==> flow/design.v <==
`timescale 1ns / 1ps
module mux_2x1_rtl(in_0, in_1, select, out);
	input	select;
	input in_0; 
	input in_1;
	output out;
	assign out = (in_0 && ~select) || (in_1 && select);
endmodule
`timescale 1ns / 1ps
module mux_4x1_behavioral(in_0, in_1, in_2, in_3, select, out);
	input in_0;
	input in_1;
	input in_2;
	input in_3;
	input [1:0] select;
	output out;
	reg out;
	always@(select, in_0, in_1, in_2, in_3)
	begin
		case(select)
			2'b00: out = in_0;
			2'b01: out = in_1;
			2'b10: out = in_2;
			2'b11: out = in_3;
		endcase
	end
endmodule
`timescale 1ns / 1ps
module bfa_gl(in_0, in_1, carry_in, result, carry_out);
	input in_0, in_1, carry_in;
	output result, carry_out;
	wire w_xor, w_and_0, w_and_1;
	xor X0(w_xor, in_0, in_1);
	xor X1(result, w_xor, carry_in);
	and A0(w_and_0, w_xor, carry_in);
	and A1(w_and_1, in_0, in_1);
	or O1(carry_out, w_and_0, w_and_1);
endmodule
`timescale 1ns / 1ps
module alu_bitslice(in_a, in_b, in_carry, in_control, out_carry, out_result);
	input in_a, in_b, in_carry;
	input [2:0] in_control;
	wire w_xor_b_c0, w_invert_a, w_and_a_b, w_or_a_b, w_sum, w_2x1;
	output out_result;
	output out_carry;
	xor (w_xor_b_c0, in_b, in_control[0]);
	or  (w_or_a_b, in_a, w_xor_b_c0);
	and (w_and_a_b, in_a, w_xor_b_c0);
	not (w_invert_a, in_a);
	bfa_gl bfa (in_a, w_xor_b_c0, in_carry, w_sum, out_carry);
	mux_2x1_rtl mux_2x1 (w_invert_a, w_xor_b_c0, in_control[0], w_2x1);
	mux_4x1_behavioral mux_4x1 (w_sum, w_or_a_b, w_and_a_b, w_2x1, in_control[2:1], out_result);
endmodule
`timescale 1ns / 1ps
module n_bit_alu(a_in, b_in, control_in, sum_out, carry_out, overflow_out, zero_out);
	parameter n = 8;
	input [7:0] a_in;
	input [7:0] b_in;
	input [2:0] control_in;
	output [7:0] sum_out; 
	output carry_out, overflow_out, zero_out;
	wire [8:0] carry;
	wire is_zero_out;
	and is_zero(is_zero_out, ~sum_out[0], ~sum_out[1], ~sum_out[2], ~sum_out[3], ~sum_out[4], ~sum_out[5], ~sum_out[6], ~sum_out[7]);
	genvar i;
	assign carry_out = carry[n];
	assign overflow_out = carry[n - 1] ^ carry[n];
	assign zero_out = is_zero_out;
	assign carry[0] = control_in[0];
	alu_bitslice adder(a_in[0], b_in[0], carry[0], control_in, carry[1], sum_out[0]); 
	generate 
		for (i = 1; i < n; i = i + 1)
			begin: aluBitGen
				alu_bitslice adder(a_in[i], b_in[i], carry[i], control_in, carry[i+1], sum_out[i]);
			end
	endgenerate
endmodule
`timescale 1ns / 1ps
module acc_cpu(
	input clk,
	input rst,
	output [7:0] imem_addr,
	input [15:0] imem_rdata,
	output reg dmem_req,
	output reg dmem_we,
	output reg [7:0] dmem_addr,
	output [7:0] dmem_wdata,
	input dmem_ack,
	input [7:0] dmem_rdata,
	input [7:0] in_data,
	input in_valid,
	output in_ready,
	output [7:0] out_data,
	output out_valid,
	input out_ready,
	output halted,
	output [7:0] acc,
	output flag_c,
	output flag_z,
	output flag_v
);
parameter S_F0 = 4'd0;    
parameter S_F1 = 4'd1;    
parameter S_DEC = 4'd2;   
parameter S_IND = 4'd3;   
parameter S_MEM = 4'd4;   
parameter S_EX = 4'd5;    
parameter S_ST = 4'd6;    
parameter S_MUL = 4'd7;   
parameter S_DIV = 4'd8;   
parameter S_DIVW = 4'd9;  
parameter S_IN = 4'd10;   
parameter S_OUT = 4'd11;  
parameter S_NX = 4'd12;   
parameter S_HLT = 4'd13;  
reg [3:0] state;
reg [7:0] pc, npc;
reg [15:0] ir;
reg [7:0] ACC;
reg C, Z, V;
reg [7:0] mdata;
reg [7:0] JSRaddrReg;
reg [7:0] InteruptAdrReg;
reg [3:0] HVPIReg;
reg [7:0] MULreg, MULreg2;
reg [7:0] DIVreg;
reg ev_ov, ev_bi, ev_ba;
wire [4:0] op = ir[15:11];
wire [2:0] mode = ir[10:8];
wire [7:0] imm = ir[7:0];
wire is_alu = (op[4:3] == 2'b00);
wire is_ld = (op == 5'b01000);
wire is_st = (op == 5'b01001);
wire is_shl = (op == 5'b01010);
wire is_shr = (op == 5'b01011);
wire is_in = (op == 5'b01100);
wire is_out = (op == 5'b01101);
wire is_hlt = (op == 5'b01110);
wire is_hv = (op == 5'b01111);
wire is_mul = (op == 5'b11000);
wire is_div = (op == 5'b11001);
wire is_br = (op == 5'b11010);
wire is_bz = (op == 5'b11011);
wire is_jsr = (op == 5'b11100);
wire is_rts = (op == 5'b11101);
wire is_rti = (op == 5'b11110);
wire is_bad = (op[4:3] == 2'b10) || (op == 5'b11111);
wire bad_mode = (is_alu || is_ld) && (mode > 3'd2);
reg [7:0] alu_b;
reg [2:0] alu_ctl;
wire [7:0] alu_out;
wire alu_c, alu_v, alu_z;
n_bit_alu ALU(ACC, alu_b, alu_ctl, alu_out, alu_c, alu_v, alu_z);
always @(*) begin
	alu_b = (mode == 3'd0) ? imm : mdata;
	alu_ctl = op[2:0];
	if (state == S_MUL) begin
		alu_b = MULreg2;
		alu_ctl = 3'b000;
	end else if (state == S_DIV) begin
		alu_b = imm;
		alu_ctl = 3'b001;
	end
end
wire ovf_en = (HVPIReg == 4'b0000) || HVPIReg[0];
wire bi_en = (HVPIReg == 4'b0000) || HVPIReg[1];
wire ba_en = (HVPIReg == 4'b0000) || HVPIReg[2];
assign imem_addr = pc;
assign dmem_wdata = ACC;
assign in_ready = (state == S_IN);
assign out_valid = (state == S_OUT);
assign out_data = ACC;
assign halted = (state == S_HLT);
assign acc = ACC;
assign flag_c = C;
assign flag_z = Z;
assign flag_v = V;
always @(posedge clk) begin
	if (rst) begin
		state <= S_F0;
		pc <= 8'd0;
		npc <= 8'd0;
		ir <= 16'd0;
		ACC <= 8'd0;
		C <= 1'b0;
		Z <= 1'b0;
		V <= 1'b0;
		mdata <= 8'd0;
		JSRaddrReg <= 8'd0;
		InteruptAdrReg <= 8'd0;
		HVPIReg <= 4'd0;
		MULreg <= 8'd0;
		MULreg2 <= 8'd0;
		DIVreg <= 8'd0;
		ev_ov <= 1'b0;
		ev_bi <= 1'b0;
		ev_ba <= 1'b0;
		dmem_req <= 1'b0;
		dmem_we <= 1'b0;
		dmem_addr <= 8'd0;
	end else begin
		case (state)
		S_F0: begin
			ev_ov <= 1'b0;
			ev_bi <= 1'b0;
			ev_ba <= 1'b0;
			state <= S_F1;
		end
		S_F1: begin
			ir <= imem_rdata;
			state <= S_DEC;
		end
		S_DEC: begin
			npc <= pc + 8'd1;
			if (bad_mode) begin
				ev_ba <= 1'b1;
				state <= S_NX;
			end else if (is_bad) begin
				ev_bi <= 1'b1;
				state <= S_NX;
			end else if ((is_alu || is_ld) && mode == 3'd1) begin
				dmem_req <= 1'b1;
				dmem_we <= 1'b0;
				dmem_addr <= imm;
				state <= S_MEM;
			end else if ((is_alu || is_ld) && mode == 3'd2) begin
				dmem_req <= 1'b1;
				dmem_we <= 1'b0;
				dmem_addr <= imm;
				state <= S_IND;
			end else if (is_alu || is_ld) begin
				state <= S_EX;
			end else if (is_st) begin
				dmem_req <= 1'b1;
				dmem_we <= 1'b1;
				dmem_addr <= imm;
				state <= S_ST;
			end else if (is_mul) begin
				MULreg <= imm;
				MULreg2 <= ACC;
				state <= S_MUL;
			end else if (is_div) begin
				if (imm == 8'd0) begin
					ACC <= 8'hff;
					state <= S_NX;
				end else begin
					DIVreg <= 8'd0;
					state <= S_DIV;
				end
			end else if (is_in) begin
				state <= S_IN;
			end else if (is_out) begin
				state <= S_OUT;
			end else if (is_hlt) begin
				state <= S_HLT;
			end else begin
				if (is_shl) ACC <= {ACC[6:0], 1'b0};
				if (is_shr) ACC <= {1'b0, ACC[7:1]};
				if (is_hv) HVPIReg <= imm[3:0];
				if (is_br || (is_bz && Z)) npc <= imm;
				if (is_jsr) begin
					JSRaddrReg <= pc + 8'd1;
					npc <= imm;
				end
				if (is_rts) npc <= JSRaddrReg;
				if (is_rti) npc <= InteruptAdrReg;
				state <= S_NX;
			end
		end
		S_IND: begin
			if (dmem_ack) begin
				dmem_req <= 1'b0;
				dmem_addr <= dmem_rdata;
				state <= S_MEM;
			end else if (!dmem_req) begin
				dmem_req <= 1'b1;
			end
		end
		S_MEM: begin
			if (dmem_ack) begin
				dmem_req <= 1'b0;
				mdata <= dmem_rdata;
				state <= S_EX;
			end else begin
				dmem_req <= 1'b1;
			end
		end
		S_EX: begin
			if (is_ld) begin
				ACC <= (mode == 3'd0) ? imm : mdata;
			end else begin
				ACC <= alu_out;
				C <= alu_c;
				Z <= alu_z;
				V <= alu_v;
				ev_ov <= alu_v;
			end
			state <= S_NX;
		end
		S_ST: begin
			if (dmem_ack) begin
				dmem_req <= 1'b0;
				dmem_we <= 1'b0;
				state <= S_NX;
			end
		end
		S_MUL: begin
			ACC <= alu_out;
			MULreg <= MULreg - 8'd1;
			if (MULreg == 8'd2) state <= S_NX;
		end
		S_DIV: begin
			if (alu_c) begin
				ACC <= alu_out;
				DIVreg <= DIVreg + 8'd1;
			end else begin
				state <= S_DIVW;
			end
		end
		S_DIVW: begin
			ACC <= DIVreg;
			state <= S_NX;
		end
		S_IN: begin
			if (in_valid) begin
				ACC <= in_data;
				state <= S_NX;
			end
		end
		S_OUT: begin
			if (out_ready) state <= S_NX;
		end
		S_NX: begin
			if (ev_ov && ovf_en) begin
				InteruptAdrReg <= npc;
				pc <= 8'd100;
			end else if (ev_bi && bi_en) begin
				InteruptAdrReg <= npc;
				pc <= 8'd110;
			end else if (ev_ba && ba_en) begin
				InteruptAdrReg <= npc;
				pc <= 8'd120;
			end else begin
				pc <= npc;
			end
			state <= S_F0;
		end
		S_HLT: begin
		end
		default: state <= S_F0;
		endcase
	end
end
endmodule
Lab notebook: acc_cpu

---- From RTL to reports: acc_cpu ----
Module acc_cpu before and after one edit of its RTL, step after step.
"original" refers to lines of the RTL above, "edited" to lines of the edited file.
"difference": "edited" minus "original" as printed here.
Cell names lack the library's common part.
The mark - stands for no value.
inputs
  top ..................................... acc_cpu
  clock input ............................. clk
  cell library ............................ sky130hd
  library corner .......................... tt_025C_1v80

---- Diff ----
Unified diff, file above to edited file.
A script made this edit. It changes what the design does and was not meant as an optimisation.
begin of diff
@@ -123,5 +123,5 @@
 reg [7:0] InteruptAdrReg;
 reg [3:0] HVPIReg;
-reg [7:0] MULreg, MULreg2;
+reg [8:0] MULreg, MULreg2;
 reg [7:0] DIVreg;
 reg ev_ov, ev_bi, ev_ba;
end of diff

---- Word-level counts ----
Counts by Yosys on the flattened word-level netlist (proc, flatten, opt, wreduce; memories kept). Register bits leave out memories and registers merged into their read ports (data or address). Print and check cells are left out. Cells with the same type and inputs are merged into one.
operators by class
  element                     original  edited  difference
  add/sub/neg operators       3         3       0
  $lt $le $gt $ge             1         1       0
  equal/unequal tests         64        64      0
  muxes and demuxes           120       120     0
  bitwise gates (word level)  94        94      0
  reduce/logical cells        70        70      0
operators with widths
  cell                                       original  edited  difference
  two-way mux 8 bit                          65        58      -7
  two-way mux 9 bit                          0         7       +7
  case mux 8 bit (select 2 bit)              3         2       -1
  == test 8 x 2 -> 1 bit with constant B     1         0       -1
  subtractor 8 x 1 -> 8 bit with constant B  1         0       -1
  == test 9 x 2 -> 1 bit with constant B     0         1       +1
  case mux 9 bit (select 2 bit)              0         1       +1
  subtractor 9 x 1 -> 9 bit with constant B  0         1       +1
  inverter 1 bit                             30        30      0
  bitwise XOR 1 bit                          25        25      0
  bitwise AND 1 bit                          23        23      0
  logical AND 1 bit                          23        23      0
  inequality test 2 bit with constant B      20        20      0
  two-way mux 1 bit                          17        17      0
  OR 1 bit                                   16        16      0
  logical OR 1 bit                           14        14      0
  two-way mux 4 bit                          14        14      0
  == test 5 x 4 -> 1 bit with constant B     8         8       0
  == test 5 bit with constant B              8         8       0
  case mux 1 bit (select 4 bit)              8         8       0
  == test 4 bit with constant B              6         6       0
  two-way mux 3 bit                          6         6       0
  nonzero test 2 bit                         6         6       0
  AND reduction 2 bit                        5         5       0
  == test 4 x 3 -> 1 bit with constant B     4         4       0
  inequality test 3 bit with constant B      4         4       0
  case mux 1 bit (select 2 bit)              4         4       0
  == test 2 bit with constant B              3         3       0
Not every row of either side is listed.
bit counts
  element                original  edited  difference
  bits in registers      112       113     +1
  input bits             37        37      0
  output and inout bits  48        48      0
  elaborated cells       373       373     0

---- Logic depth ----
Depth = most cells in a row (Yosys ltp): at word level without a register or memory, in the mapped netlist without a sequential cell, where the memories' decode and read muxes count.
depth
  element                       original  edited  difference
  depth in word-level cells     25        25      0
  ABC_AREA                      0         0       -
  depth in mapped cells         22        20      -2
  depth with buffers taken out  19        19      0

---- After synthesis ----
The flow's flattened synthesis, as Yosys stat reports it; memories are mapped. The netlist is that of the ABC_AREA named above (0 if unset); the other value can give another one.
synthesis totals
  element                             original   edited     difference
  standard cells after synthesis      912        918        +6
  mapped area (mm^2)                  0.0074309  0.0074584  +0.0000275
  sequential part of the area (mm^2)  0.0024423  0.0024624  +0.0000201
  mapped flip-flops                   122        123        +1
  buffers                             86         89         +3
cells by type
  cell type  original  edited  difference
  o21ai_0    35        52      +17
  nand2_1    69        57      -12
  o22ai_1    15        6       -9
  a21oi_1    69        61      -8
  mux2i_1    52        44      -8
  a211oi_1   15        23      +8
  a22oi_1    6         13      +7
  a221oi_1   4         11      +7
  nor4_1     2         7       +5
  o31ai_1    0         5       +5
  inv_1      32        36      +4
  nand2b_1   17        13      -4
  or4b_1     4         0       -4
  o211a_1    3         7       +4
  o311ai_0   1         5       +4
  and3_1     11        8       -3
  o221ai_1   7         10      +3
  o211ai_1   6         3       -3
Not every row of either side is listed.
By module: a second synthesis without flattening, with its own total; a netlist apart from the flattened one above.
second synthesis, totals
  element                                         original   edited     difference
  cells (unflattened synthesis)                   883        852        -31
  area total of the unflattened synthesis (mm^2)  0.0074046  0.0072182  -0.0001864
Rows give one instance, submodules left out.
modules, original
  module              instances  cells  area (mm^2)  sequential area (mm^2)
  acc_cpu             1          823    0.0067164    0.0024423
  alu_bitslice        8          4      0.000025     0
  mux_4x1_behavioral  8          1      0.0000225    0
  bfa_gl              8          1      0.00002      0
  mux_2x1_rtl         8          1      0.000015     0
  n_bit_alu           1          4      0.0000275    0
modules, edited
  module              instances  cells  area (mm^2)  sequential area (mm^2)
  acc_cpu             1          792    0.00653      0.0024624
  alu_bitslice        8          4      0.000025     0
  mux_4x1_behavioral  8          1      0.0000225    0
  bfa_gl              8          1      0.00002      0
  mux_2x1_rtl         8          1      0.000015     0
  n_bit_alu           1          4      0.0000275    0

---- Worst setup path after synthesis ----
Path of least setup slack by OpenSTA after synthesis, without wires, with an ideal clock, recovery checks aside; 20% of the period is set as input and as output delay. Where synthesis merged equal registers, the netlist keeps one of their names.
path post-synthesis
  element                        original              edited                difference
  path kind                      register -> register  register -> register  -
  from                           register ir[10]       register ir[9]        -
  to                             register ACC[4]       register DIVreg[6]    -
  clock period (ns)              7.0                   7.0                   0.0
  setup time (ns)                0.137                 0.120                 -0.017
  time at the first pin (ns)     0.000                 0.000                 0.000
  data arrival time (ns)         5.337                 5.110                 -0.227
  data required time (ns)        6.863                 6.880                 +0.017
  path slack (ns)                1.525                 1.770                 +0.245
  delay of the path (ns)         5.474                 5.230                 -0.244
  driving pins on the path       23                    21                    -2
  buffers on the path            4                     1                     -3
  synthesis period reached (ns)  5.475                 5.23                  -0.245
"delay of the path" is the arrival time less input delay plus setup time.
"driving pins on the path" counts driving pins, that of a launching flip-flop among them; a cell with two outputs on the path counts twice.
"synthesis period reached" = period - worst setup slack (recovery checks aside). The figure is calculated, with input and output delays left at 20% of the set period.
Between the ends stands the longest chain of elaborated cells between them, by number of cells; it is not shown to be the way that was timed. Of several equally long chains one is given.
Each line given opens the expression or statement behind the cell; cells for indexed reads and writes are added by Yosys, which also makes memories of some case tables.
At most two assigning lines are given for a register; there are more.
on the way, post-synthesis, original
  path through ............................ dfxtp_1 -> buf_6 -> or3_4 -> buf_6 -> mux2i_1 -> xnor2_1 -> nor2_1 -> a21oi_1 -> mux2_2 -> fa_1 -> fa_1 -> fa_1 -> fa_1 -> fa_1 -> fa_1 -> inv_1 -> fa_1 -> a21oi_1 -> and3_1 -> buf_4 -> buf_6 -> nor2_1 -> a211oi_2
  length of the longest elaborated chain .. 24
  elaborated cells between the ends (all ways) .. 67
  classes of those cells .................. compare: 1; eq/ne: 6; mux: 11; logic: 42; reduce/logical: 7
ends and longest elaborated chain, post-synthesis, original
  element                        line  RTL
  from (decl)                    118   reg [15:0] ir;
  from (assign)                  183   ir <= 16'd0;
  from (assign)                  210   ir <= imem_rdata;
  zero test 3 bit                155   alu_b = (mode == 3'd0) ? imm : mdata;
  two-way mux 8 bit              155
  two-way mux 8 bit              160   end else if (state == S_DIV) begin
  two-way mux 8 bit              157   if (state == S_MUL) begin
  bitwise XOR 1 bit              46    xor (w_xor_b_c0, in_b, in_control[0]);
  bitwise XOR 1 bit              33    xor X0(w_xor, in_0, in_1);
  bitwise AND 1 bit              35    and A0(w_and_0, w_xor, carry_in);
  [10 not listed]                -
  OR 1 bit                       37    or O1(carry_out, w_and_0, w_and_1);
  bitwise AND 1 bit              35
  OR 1 bit                       37
  bitwise AND 1 bit              35
  OR 1 bit                       37
  two-way mux 8 bit              313   if (alu_c) begin
  case mux 8 bit (select 6 bit)  202   case (state)
  to (assign)                    257   if (is_shl) ACC <= {ACC[6:0], 1'b0};
  to (assign)                    258   if (is_shr) ACC <= {1'b0, ACC[7:1]};
  to (decl)                      119   reg [7:0] ACC;
on the way, post-synthesis, edited
  path through ............................ dfxtp_1 -> buf_4 -> nor3_4 -> nor2_1 -> mux2_2 -> xnor2_1 -> mux2_2 -> fa_1 -> fa_1 -> fa_1 -> fa_1 -> fa_1 -> fa_1 -> inv_1 -> fa_1 -> nand2_1 -> o21ai_0 -> a21oi_2 -> nand4_1 -> xor2_1 -> nor2_1
  length of the longest elaborated chain .. 24
  elaborated cells between the ends (all ways) .. 61
  classes of those cells .................. compare: 1; eq/ne: 6; mux: 9; logic: 40; reduce/logical: 5
ends and longest elaborated chain, post-synthesis, edited
  element                        line  RTL
  from (decl)                    118   reg [15:0] ir;
  from (assign)                  183   ir <= 16'd0;
  from (assign)                  210   ir <= imem_rdata;
  zero test 3 bit                155   alu_b = (mode == 3'd0) ? imm : mdata;
  two-way mux 8 bit              155
  two-way mux 8 bit              160   end else if (state == S_DIV) begin
  two-way mux 8 bit              157   if (state == S_MUL) begin
  bitwise XOR 1 bit              46    xor (w_xor_b_c0, in_b, in_control[0]);
  bitwise XOR 1 bit              33    xor X0(w_xor, in_0, in_1);
  bitwise AND 1 bit              35    and A0(w_and_0, w_xor, carry_in);
  [10 not listed]                -
  OR 1 bit                       37    or O1(carry_out, w_and_0, w_and_1);
  bitwise AND 1 bit              35
  OR 1 bit                       37
  bitwise AND 1 bit              35
  OR 1 bit                       37
  two-way mux 8 bit              313   if (alu_c) begin
  case mux 8 bit (select 2 bit)  202   case (state)
  to (assign)                    194   DIVreg <= 8'd0;
  to (assign)                    315   DIVreg <= DIVreg + 8'd1;
  to (decl)                      126   reg [7:0] DIVreg;

---- Worst path after layout ----
Path of least setup slack in the final report of the runs of set A (OpenROAD, finished layout, wires in). Where an end is a register, its clock arrival counts in the times.
path post-layout
  element                     original              edited                difference
  path kind                   register -> register  register -> register  -
  from                        register ir[8]        register ir[10]       -
  to                          register ACC[7]       register DIVreg[5]    -
  clock period (ns)           5.98                  5.98                  0.00
  setup time (ns)             0.08                  0.06                  -0.02
  time at the first pin (ns)  0.42                  0.42                  0.00
  data arrival time (ns)      6.08                  5.90                  -0.18
  data required time (ns)     6.32                  6.34                  +0.02
  path slack (ns)             0.24                  0.45                  +0.21
  driving pins on the path    17                    19                    +2
  buffers on the path         0                     0                     0
Between the ends stands the longest chain of elaborated cells between them, by number of cells; it is not shown to be the way that was timed. Of several equally long chains one is given.
At most two assigning lines are given for a register; there are more.
on the way, post-layout, original
  path through ............................ dfxtp_1 -> or3_4 -> a311oi_4 -> o21ai_0 -> mux2_2 -> fa_1 -> fa_1 -> fa_1 -> fa_1 -> fa_1 -> fa_1 -> inv_1 -> fa_1 -> a21oi_1 -> and3_1 -> and4_1 -> nor3_1
  length of the longest elaborated chain .. 24
  elaborated cells between the ends (all ways) .. 67
  classes of those cells .................. compare: 1; eq/ne: 6; mux: 11; logic: 42; reduce/logical: 7
ends and longest elaborated chain, post-layout, original
  element                        line  RTL
  from (decl)                    118   reg [15:0] ir;
  from (assign)                  183   ir <= 16'd0;
  from (assign)                  210   ir <= imem_rdata;
  zero test 3 bit                155   alu_b = (mode == 3'd0) ? imm : mdata;
  two-way mux 8 bit              155
  two-way mux 8 bit              160   end else if (state == S_DIV) begin
  two-way mux 8 bit              157   if (state == S_MUL) begin
  bitwise XOR 1 bit              46    xor (w_xor_b_c0, in_b, in_control[0]);
  bitwise XOR 1 bit              33    xor X0(w_xor, in_0, in_1);
  bitwise AND 1 bit              35    and A0(w_and_0, w_xor, carry_in);
  [10 not listed]                -
  OR 1 bit                       37    or O1(carry_out, w_and_0, w_and_1);
  bitwise AND 1 bit              35
  OR 1 bit                       37
  bitwise XOR 1 bit              34    xor X1(result, w_xor, carry_in);
  case mux 1 bit (select 4 bit)  20    case(select)
  two-way mux 8 bit              313   if (alu_c) begin
  case mux 8 bit (select 6 bit)  202   case (state)
  to (assign)                    257   if (is_shl) ACC <= {ACC[6:0], 1'b0};
  to (assign)                    258   if (is_shr) ACC <= {1'b0, ACC[7:1]};
  to (decl)                      119   reg [7:0] ACC;
on the way, post-layout, edited
  path through ............................ dfxtp_1 -> nor3_4 -> nor2_1 -> mux2_2 -> xnor2_1 -> mux2_2 -> fa_1 -> fa_1 -> fa_1 -> fa_1 -> fa_1 -> fa_1 -> inv_1 -> fa_1 -> nand2_1 -> o21ai_0 -> a21oi_2 -> a21o_1 -> nor2_1
  length of the longest elaborated chain .. 24
  elaborated cells between the ends (all ways) .. 61
  classes of those cells .................. compare: 1; eq/ne: 6; mux: 9; logic: 40; reduce/logical: 5
ends and longest elaborated chain, post-layout, edited
  element                        line  RTL
  from (decl)                    118   reg [15:0] ir;
  from (assign)                  183   ir <= 16'd0;
  from (assign)                  210   ir <= imem_rdata;
  zero test 3 bit                155   alu_b = (mode == 3'd0) ? imm : mdata;
  two-way mux 8 bit              155
  two-way mux 8 bit              160   end else if (state == S_DIV) begin
  two-way mux 8 bit              157   if (state == S_MUL) begin
  bitwise XOR 1 bit              46    xor (w_xor_b_c0, in_b, in_control[0]);
  bitwise XOR 1 bit              33    xor X0(w_xor, in_0, in_1);
  bitwise AND 1 bit              35    and A0(w_and_0, w_xor, carry_in);
  [10 not listed]                -
  OR 1 bit                       37    or O1(carry_out, w_and_0, w_and_1);
  bitwise AND 1 bit              35
  OR 1 bit                       37
  bitwise AND 1 bit              35
  OR 1 bit                       37
  two-way mux 8 bit              313   if (alu_c) begin
  case mux 8 bit (select 2 bit)  202   case (state)
  to (assign)                    194   DIVreg <= 8'd0;
  to (assign)                    315   DIVreg <= DIVreg + 8'd1;
  to (decl)                      126   reg [7:0] DIVreg;

---- Layout results ----
Runs of the flow (Yosys, OpenROAD) on both versions; the two runs of a pair have the same settings. The constraints put input and output delay at 20% of the set period each and load the outputs with 0.01 pF.
flow settings, set A
  CORE_UTILIZATION ........................ 40
  PLACE_DENSITY ........................... 0.6
  period_ns ............................... 5.98
  CAP_MARGIN .............................. 20
  CORE_MARGIN ............................. 2
  SLEW_MARGIN ............................. 20
measured results, set A
  element                                  original   edited     difference
  Yosys chip area after synthesis (mm^2)   0.0074309  0.0074584  +0.0000275
  area of the die (mm^2)                   0.0196841  0.0197543  +0.0000702
  standard-cell area after routing (mm^2)  0.0088022  0.0088147  +0.0000125
  utilization (%)                          48.7       48.6       -0.1
  worst slack on setup checks (ns)         0.240      0.445      +0.205
  final setup TNS (ns)                     0.000      0.000      0.000
  smallest hold slack (ns)                 0.458      0.482      +0.024
flow settings, set B
  CAP_MARGIN .............................. 15
  CELL_PAD_IN_SITES_DETAIL_PLACEMENT ...... 0
  CELL_PAD_IN_SITES_GLOBAL_PLACEMENT ...... 0
  CORE_ASPECT_RATIO ....................... 1.26
  CORE_UTILIZATION ........................ 24
  CTS_CLUSTER_DIAMETER .................... 86
  CTS_CLUSTER_SIZE ........................ 93
  GPL_ROUTABILITY_DRIVEN .................. 0
  GPL_TIMING_DRIVEN ....................... 0
  MAX_ROUTING_LAYER ....................... met4
  PLACE_DENSITY_LB_ADDON .................. 0.19
  SETUP_SLACK_MARGIN ...................... 1.76
  SLEW_MARGIN ............................. 15
  period_ns ............................... 8.6
  CORE_MARGIN ............................. 2
measured results, set B
  element                                  original   edited     difference
  Yosys chip area after synthesis (mm^2)   0.0074309  0.0074584  +0.0000275
  area of the die (mm^2)                   0.0323945  0.0325118  +0.0001173
  standard-cell area after routing (mm^2)  0.009349   0.0093928  +0.0000438
  utilization (%)                          30.5       30.7       +0.2
  worst slack on setup checks (ns)         2.329      2.566      +0.237
  final setup TNS (ns)                     0.000      0.000      0.000
  smallest hold slack (ns)                 0.464      0.487      +0.023
